==> flow/design.v <==
module arctan #
	(
		parameter integer C_S00_AXIS_TDATA_WIDTH	= 32,
		parameter integer C_M00_AXIS_TDATA_WIDTH	= 32,
    parameter integer ITERATIONS = 16
	)
	(
		input wire  s00_axis_aclk, s00_axis_aresetn,
		input wire  s00_axis_tlast, s00_axis_tvalid,
		input wire [C_S00_AXIS_TDATA_WIDTH-1 : 0] s00_axis_tdata,
		input wire [(C_S00_AXIS_TDATA_WIDTH/8)-1: 0] s00_axis_tstrb,
		output logic  s00_axis_tready,
		input wire  m00_axis_aclk, m00_axis_aresetn,
		input wire  m00_axis_tready,
		output logic  m00_axis_tvalid, m00_axis_tlast,
		output logic [C_M00_AXIS_TDATA_WIDTH-1 : 0] m00_axis_tdata,
		output logic [(C_M00_AXIS_TDATA_WIDTH/8)-1: 0] m00_axis_tstrb
	);
  parameter int PI_15 = 102943;
  logic m00_axis_tvalid_reg, m00_axis_tlast_reg;
  logic [C_M00_AXIS_TDATA_WIDTH-1 : 0] m00_axis_tdata_reg;
  logic [(C_M00_AXIS_TDATA_WIDTH/8)-1: 0] m00_axis_tstrb_reg;
  logic signed [(C_S00_AXIS_TDATA_WIDTH/2)-1:0] x_pipe [ITERATIONS-1:0];
  logic signed [(C_S00_AXIS_TDATA_WIDTH/2)-1:0] y_pipe [ITERATIONS-1:0];
  logic signed [(C_S00_AXIS_TDATA_WIDTH)-1:0] phase [ITERATIONS-1:0];
  logic [ITERATIONS-1:0] valid_pipe, tlast_pipe;
  logic [(C_S00_AXIS_TDATA_WIDTH/8)-1:0] strobe_pipe [ITERATIONS-1:0];
  assign s00_axis_tready = m00_axis_tready || ~valid_pipe[ITERATIONS-1];
  assign m00_axis_tvalid = valid_pipe[ITERATIONS-1];
  assign m00_axis_tlast = tlast_pipe[ITERATIONS-1];
  assign m00_axis_tstrb = strobe_pipe[ITERATIONS-1];
  logic signed [(C_S00_AXIS_TDATA_WIDTH/2)-1:0] atan_lut [ITERATIONS-1:0];
  always_comb begin
        atan_lut[0] = 16'h6487;   
        atan_lut[1] = 16'h3B58;   
        atan_lut[2] = 16'h1F5B;   
        atan_lut[3] = 16'h0FEA;   
        atan_lut[4] = 16'h07FD;   
        atan_lut[5] = 16'h03FF;   
        atan_lut[6] = 16'h01FF;   
        atan_lut[7] = 16'h00FF;   
        atan_lut[8] = 16'h007F;   
        atan_lut[9] = 16'h003F;   
        atan_lut[10] = 16'h001F;   
        atan_lut[11] = 16'h000F;   
        atan_lut[12] = 16'h0007;   
        atan_lut[13] = 16'h0003;   
        atan_lut[14] = 16'h0001;   
        atan_lut[15] = 16'h0000;   
  end
  wire signed [(C_S00_AXIS_TDATA_WIDTH/2)-1:0] x_in = s00_axis_tdata[(C_S00_AXIS_TDATA_WIDTH/2)-1: 0];
  wire signed [(C_S00_AXIS_TDATA_WIDTH/2)-1:0] y_in = s00_axis_tdata[C_S00_AXIS_TDATA_WIDTH-1:(C_S00_AXIS_TDATA_WIDTH/2)];
  assign m00_axis_tdata = phase[ITERATIONS-1];
  always_ff @(posedge s00_axis_aclk)begin
    if (s00_axis_aresetn==0)begin
      for (int i = 0; i < ITERATIONS; i++) begin
                x_pipe[i] <= '0;
                y_pipe[i] <= '0;
                phase[i] <= '0;
                valid_pipe[i] <= 1'b0;
                strobe_pipe[i] <= '0;
                tlast_pipe[i] <= 1'b0;
      end
    end else begin
      if (s00_axis_tready)begin
        if (s00_axis_tvalid) begin
            if ((x_in < 0 ) && (y_in< 0)) begin
              x_pipe[0] <= -x_in;
              y_pipe[0] <= -y_in;
              phase[0] <= -PI_15;
            end else if ((x_in < 0 ) && (y_in >= 0)) begin
              x_pipe[0] <= -x_in;
              y_pipe[0] <= -y_in;
              phase[0] <= PI_15;
            end else begin
              x_pipe[0] <= x_in;
              y_pipe[0] <= y_in;
              phase[0] <= '0;
            end
            valid_pipe[0] <= 1'b1;
            tlast_pipe[0] <= s00_axis_tlast;
            strobe_pipe[0] <= s00_axis_tstrb;
        end else begin
            valid_pipe[0] <= 1'b0;
            tlast_pipe[0] <= 1'b0;
            strobe_pipe[0] <= '0;
        end
        for (int i = 1; i < ITERATIONS; i++) begin
            if (valid_pipe[i-1]) begin
              if (y_pipe[i-1] >= 0) begin
                x_pipe[i] <= x_pipe[i-1] + (y_pipe[i-1] >>> i-1);
                y_pipe[i] <= y_pipe[i-1] - (x_pipe[i-1] >>> i-1);
                phase[i] <= phase[i-1] + atan_lut[i-1];
              end else begin
                x_pipe[i] <= x_pipe[i-1] - (y_pipe[i-1] >>> i-1);
                y_pipe[i] <= y_pipe[i-1] + (x_pipe[i-1] >>> i-1);
                phase[i] <= phase[i-1] - atan_lut[i-1];
              end
              valid_pipe[i] <= valid_pipe[i-1];
              strobe_pipe[i] <= strobe_pipe[i-1];
              tlast_pipe[i] <= tlast_pipe[i-1];
            end else begin
              valid_pipe[i] <= 0;
              strobe_pipe[i] <= 0;
              tlast_pipe[i] <= 0;
            end
        end
      end
    end
  end
endmodule
# Reports on arctan

Tool output for the design above, in the order of the flow.
Lines are those of the file above, counted from 1.
Operators: Yosys type, input widths -> output width; for muxes data width and select width s.
The mark -- stands for no value.

Top module: arctan
Clock port: s00_axis_aclk
Library: sky130hd
Library corner: tt_025C_1v80

# Word-level counts

Source: Yosys, flattened and elaborated. Widths are those after wreduce. Registers that Yosys merges into a memory's read port (data or address) are not register bits. Print and check cells do not count. Equal cells are merged and count once.

Output and inout port bits: 39
Cells after elaboration: 312
Bits of input ports: 43
Register bits: 1072

Reductions and logical operators: 19
Add/subtract/negate cells: 85
Multiplexer cells: 96
$lt $le $gt $ge: 18
Bitwise gates (word level): 1

Operator list:

| cell                | number |
| $mux 32             | 16 |
| $mux 16             | 31 |
| $ge 16x1->1 const B | 16 |
| $mux 4              | 16 |
| $lt 16x1->1 const B | 2 |
| $add 16x10->16      | 2 |
| $sub 16x10->16      | 2 |
| $add 16x11->16      | 2 |
| $sub 16x11->16      | 2 |
| $add 16x12->16      | 2 |
| $sub 16x12->16      | 2 |
| $add 16x13->16      | 2 |
| $sub 16x13->16      | 2 |
| $add 16x14->16      | 2 |
| $sub 16x14->16      | 2 |
| $add 16x15->16      | 2 |
| $sub 16x15->16      | 2 |
| $sub 16x16->16      | 2 |
| $add 16x4->16       | 2 |
| $sub 16x4->16       | 2 |
| $add 16x5->16       | 2 |
| $sub 16x5->16       | 2 |
| $add 16x6->16       | 2 |
| $sub 16x6->16       | 2 |
| $add 16x7->16       | 2 |
| $sub 16x7->16       | 2 |
| $add 16x8->16       | 2 |
| $sub 16x8->16       | 2 |

Not listed: further kinds 42, cells in them 92.

# Logic depth

Depth = most cells in a row (Yosys ltp): at word level without a register or memory, in the mapped netlist without a sequential cell, where the memories' decode and read muxes count.

Depth after elaboration: 4
ABC_AREA: 1
Depth in mapped cells: 21
Gate-level depth less buffers: 20

# After synthesis

Yosys stat after the flow's synthesis: flattened, memories mapped to cells. It holds for the ABC_AREA given above (unset counts as 0); a run with the other value may have another netlist.
The area totals of this step are shown rounded.

Buffers: 431
Sequential area: 20000 sq um
Flip-flop cells: 1001
Cell count: 15669
Mapped area: 91300 sq um

Cells by type:

| cell                      | number | total area (sq um) |
| sky130_fd_sc_hd__dfxtp_1  | 1001   | 2E+04 |
| sky130_fd_sc_hd__nand2_1  | 4372   | 1.64E+04 |
| sky130_fd_sc_hd__inv_1    | 2679   | 1.01E+04 |
| sky130_fd_sc_hd__ha_1     | 603    | 7.54E+03 |
| sky130_fd_sc_hd__o21ai_0  | 1263   | 6.32E+03 |
| sky130_fd_sc_hd__nor2_1   | 1615   | 6.06E+03 |
| sky130_fd_sc_hd__nand3_1  | 1066   | 5.34E+03 |
| sky130_fd_sc_hd__a21oi_1  | 1050   | 5255.04 |
| sky130_fd_sc_hd__xor2_1   | 448    | 3.92E+03 |
| sky130_fd_sc_hd__clkbuf_1 | 287    | 1.08E+03 |
| sky130_fd_sc_hd__xnor2_1  | 102    | 893.357 |
| sky130_fd_sc_hd__nand4_1  | 116    | 725.696 |
| sky130_fd_sc_hd__nor3_1   | 136    | 680.653 |
| sky130_fd_sc_hd__fa_1     | 31     | 620.595 |
| sky130_fd_sc_hd__o211ai_1 | 60     | 450.432 |
| sky130_fd_sc_hd__o22ai_1  | 70     | 437.92 |
| sky130_fd_sc_hd__a31oi_1  | 66     | 412.896 |
| sky130_fd_sc_hd__a21o_1   | 54     | 405.389 |

Not listed: further types 41, cells in them 650.

# Timing after synthesis

Source: OpenSTA report_checks on the synthesized netlist (no wires, ideal clock, input and output delay 20% of the period each), path of least setup slack; recovery checks are left aside. Register names are those of the netlist, which keeps one name where synthesis merged equal registers.

Kind: reg2reg
Start: reg y_pipe[3][15]
End: reg y_pipe[4][10]
Setup slack: 2.087 ns
Library setup time: 0.109 ns
Data arrival time: 2.804 ns
Buffers on the path: 4
Clock period: 5.0 ns
Stages on the path: 19
Data required time: 4.891 ns
Time at the first pin: 0.000 ns
Delay of the path: 2.913 ns
Period reached after synthesis: 2.913 ns

"delay of the path" = arrival - input delay + setup time.
"stages on the path" counts driving pins, that of a launching flip-flop among them; a cell with two outputs on the path counts twice.
"period reached after synthesis" = period - worst setup slack (recovery checks aside). The figure is calculated, with input and output delays left at 20% of the set period.
Between the ends stands the longest chain of elaborated cells between them, by number of cells; it is not shown to be the way that was timed. Of several equally long chains one is given.
Each line given opens the expression or statement behind the cell; cells for indexed reads and writes are added by Yosys, which also makes memories of some case tables.
A register here has more assigning lines than the two given.

Cell sequence: sky130_fd_sc_hd__dfxtp_1 -> sky130_fd_sc_hd__buf_4 -> sky130_fd_sc_hd__buf_2 -> sky130_fd_sc_hd__buf_1 -> sky130_fd_sc_hd__clkbuf_1 -> sky130_fd_sc_hd__o21ai_0 -> sky130_fd_sc_hd__fa_1 -> sky130_fd_sc_hd__inv_1 -> sky130_fd_sc_hd__nand3_1 -> sky130_fd_sc_hd__nand3_1 -> sky130_fd_sc_hd__inv_1 -> sky130_fd_sc_hd__o21ai_0 -> sky130_fd_sc_hd__nand3_1 -> sky130_fd_sc_hd__nand2_1 -> sky130_fd_sc_hd__nand2_1 -> sky130_fd_sc_hd__nand3_1 -> sky130_fd_sc_hd__nand3_1 -> sky130_fd_sc_hd__nand2_1 -> sky130_fd_sc_hd__inv_1
Cells in the longest elaborated chain: 2
Elaborated cells on any way between the ends: 2
RTL lines with such cells: 1
Those cells by class: compare (1); mux (1)

RTL lines, path post-synthesis:

| element       | line | RTL |
| from (decl)   | 24   | `logic signed [(C_S00_AXIS_TDATA_WIDTH/2)-1:0] y_pipe [ITERATIONS-1:0];` |
| from (assign) | 92   | `y_pipe[i] <= y_pipe[i-1] - (x_pipe[i-1] >>> i-1);` |
| from (assign) | 96   | `y_pipe[i] <= y_pipe[i-1] + (x_pipe[i-1] >>> i-1);` |
| $ge 16x1->1   | 90   | `if (y_pipe[i-1] >= 0) begin` |
| $mux 16       | 90   |  |
| to (assign)   | 92   |  |
| to (assign)   | 96   |  |
| to (decl)     | 24   |  |

# Timing after layout

From the final timing report of run 1: the path of least setup slack in the routed layout; clock arrival at registers is part of the times.

Kind: reg2reg
Start: reg y_pipe[7][15]
End: reg y_pipe[8][15]
Library setup time: 0.09 ns
Data arrival time: 6.41 ns
Buffers on the path: 1
Clock period: 5.66 ns
Stages on the path: 16
Data required time: 6.40 ns
Setup slack: -0.01 ns
Time at the first pin: 0.82 ns

Between the ends stands the longest chain of elaborated cells between them, by number of cells; it is not shown to be the way that was timed. Of several equally long chains one is given.
A register here has more assigning lines than the two given.

Cell sequence: sky130_fd_sc_hd__dfxtp_1 -> sky130_fd_sc_hd__clkbuf_1 -> sky130_fd_sc_hd__clkinv_1 -> sky130_fd_sc_hd__a31oi_1 -> sky130_fd_sc_hd__xor2_1 -> sky130_fd_sc_hd__inv_1 -> sky130_fd_sc_hd__ha_1 -> sky130_fd_sc_hd__nand2_1 -> sky130_fd_sc_hd__inv_1 -> sky130_fd_sc_hd__a21boi_0 -> sky130_fd_sc_hd__o21ai_0 -> sky130_fd_sc_hd__nand3_1 -> sky130_fd_sc_hd__nand3_1 -> sky130_fd_sc_hd__nand2_1 -> sky130_fd_sc_hd__o21ai_0 -> sky130_fd_sc_hd__inv_1
Cells in the longest elaborated chain: 2
Elaborated cells on any way between the ends: 4
RTL lines with such cells: 3
Those cells by class: add/sub (2); compare (1); mux (1)

RTL lines, path after layout:

| element       | line | RTL |
| from (decl)   | 24   | `logic signed [(C_S00_AXIS_TDATA_WIDTH/2)-1:0] y_pipe [ITERATIONS-1:0];` |
| from (assign) | 92   | `y_pipe[i] <= y_pipe[i-1] - (x_pipe[i-1] >>> i-1);` |
| from (assign) | 96   | `y_pipe[i] <= y_pipe[i-1] + (x_pipe[i-1] >>> i-1);` |
| $add 16x9->16 | 96   |  |
| $mux 16       | 90   | `if (y_pipe[i-1] >= 0) begin` |
| to (assign)   | 92   |  |
| to (assign)   | 96   |  |
| to (decl)     | 24   |  |

==> results <==
arctan through Yosys and OpenROAD on sky130hd: 3 stored runs, unordered, with their settings and measured results. The constraints put input and output delay at 20% of the set period each and load the outputs with 0.01 pF.
By "achieved clock period" is meant the clock period of the run minus its worst setup slack. This is arithmetic on one report: input and output delays are still those of the set period (20% each).
"critical setup path time": the worst setup path's part of the clock period (all of it between registers, 20% less for each end at a port) less its slack. A launch clock that arrives late makes it longer, a capture clock that arrives late makes it shorter.
Results are given in rounded form.
Settings: . = not set for that run.

| setting or result                         | run 1   | run 2  | run 3   |
| ABC_AREA                                  | 1       | 0      | 1       |
| CELL_PAD_IN_SITES_DETAIL_PLACEMENT        | 1       | 2      | .       |
| CELL_PAD_IN_SITES_GLOBAL_PLACEMENT        | 1       | .      | .       |
| CORE_ASPECT_RATIO                         | 1.5     | .      | 1.5     |
| CORE_MARGIN                               | 9       | 2      | 9       |
| CORE_UTILIZATION                          | 40      | 27     | 40      |
| CTS_CLUSTER_DIAMETER                      | 313     | .      | 313     |
| CTS_CLUSTER_SIZE                          | 78      | 96     | 78      |
| GPL_TIMING_DRIVEN                         | 0       | .      | .       |
| HOLD_SLACK_MARGIN                         | 0.11    | .      | .       |
| MIN_ROUTING_LAYER                         | met2    | .      | .       |
| TNS_END_PERCENT                           | 35      | 35     | 35      |
| period_ns                                 | 5.66    | 7.11   | 3.58    |
| CAP_MARGIN                                | 20      | 5      | 20      |
| SLEW_MARGIN                               | 20      | 20     | 20      |
| MAX_ROUTING_LAYER                         | .       | met4   | .       |
| PLACE_DENSITY_LB_ADDON                    | .       | 0.04   | .       |
| SETUP_SLACK_MARGIN                        | .       | 1.41   | .       |
| worst hold slack in the final report (ns) | 0.489   | 0.450  | 0.360   |
| critical setup path time (ns)             | 5.67    | 1.82   | 3.31    |
| worst setup path kind                     | reg2reg | in2out | reg2reg |
| worst setup slack after layout (ns)       | -0.008  | 2.45   | 0.267   |
| std-cell area (final layout) (sq um)      | 97200   | 84900  | 96500   |
| Yosys chip area after synthesis (sq um)   | 91300   | 76300  | 91300   |
| achieved clock period (ns)                | 5.668   | 4.663  | 3.313   |
| die outline area (sq um)                  | 246000  | 287000 | 246000  |
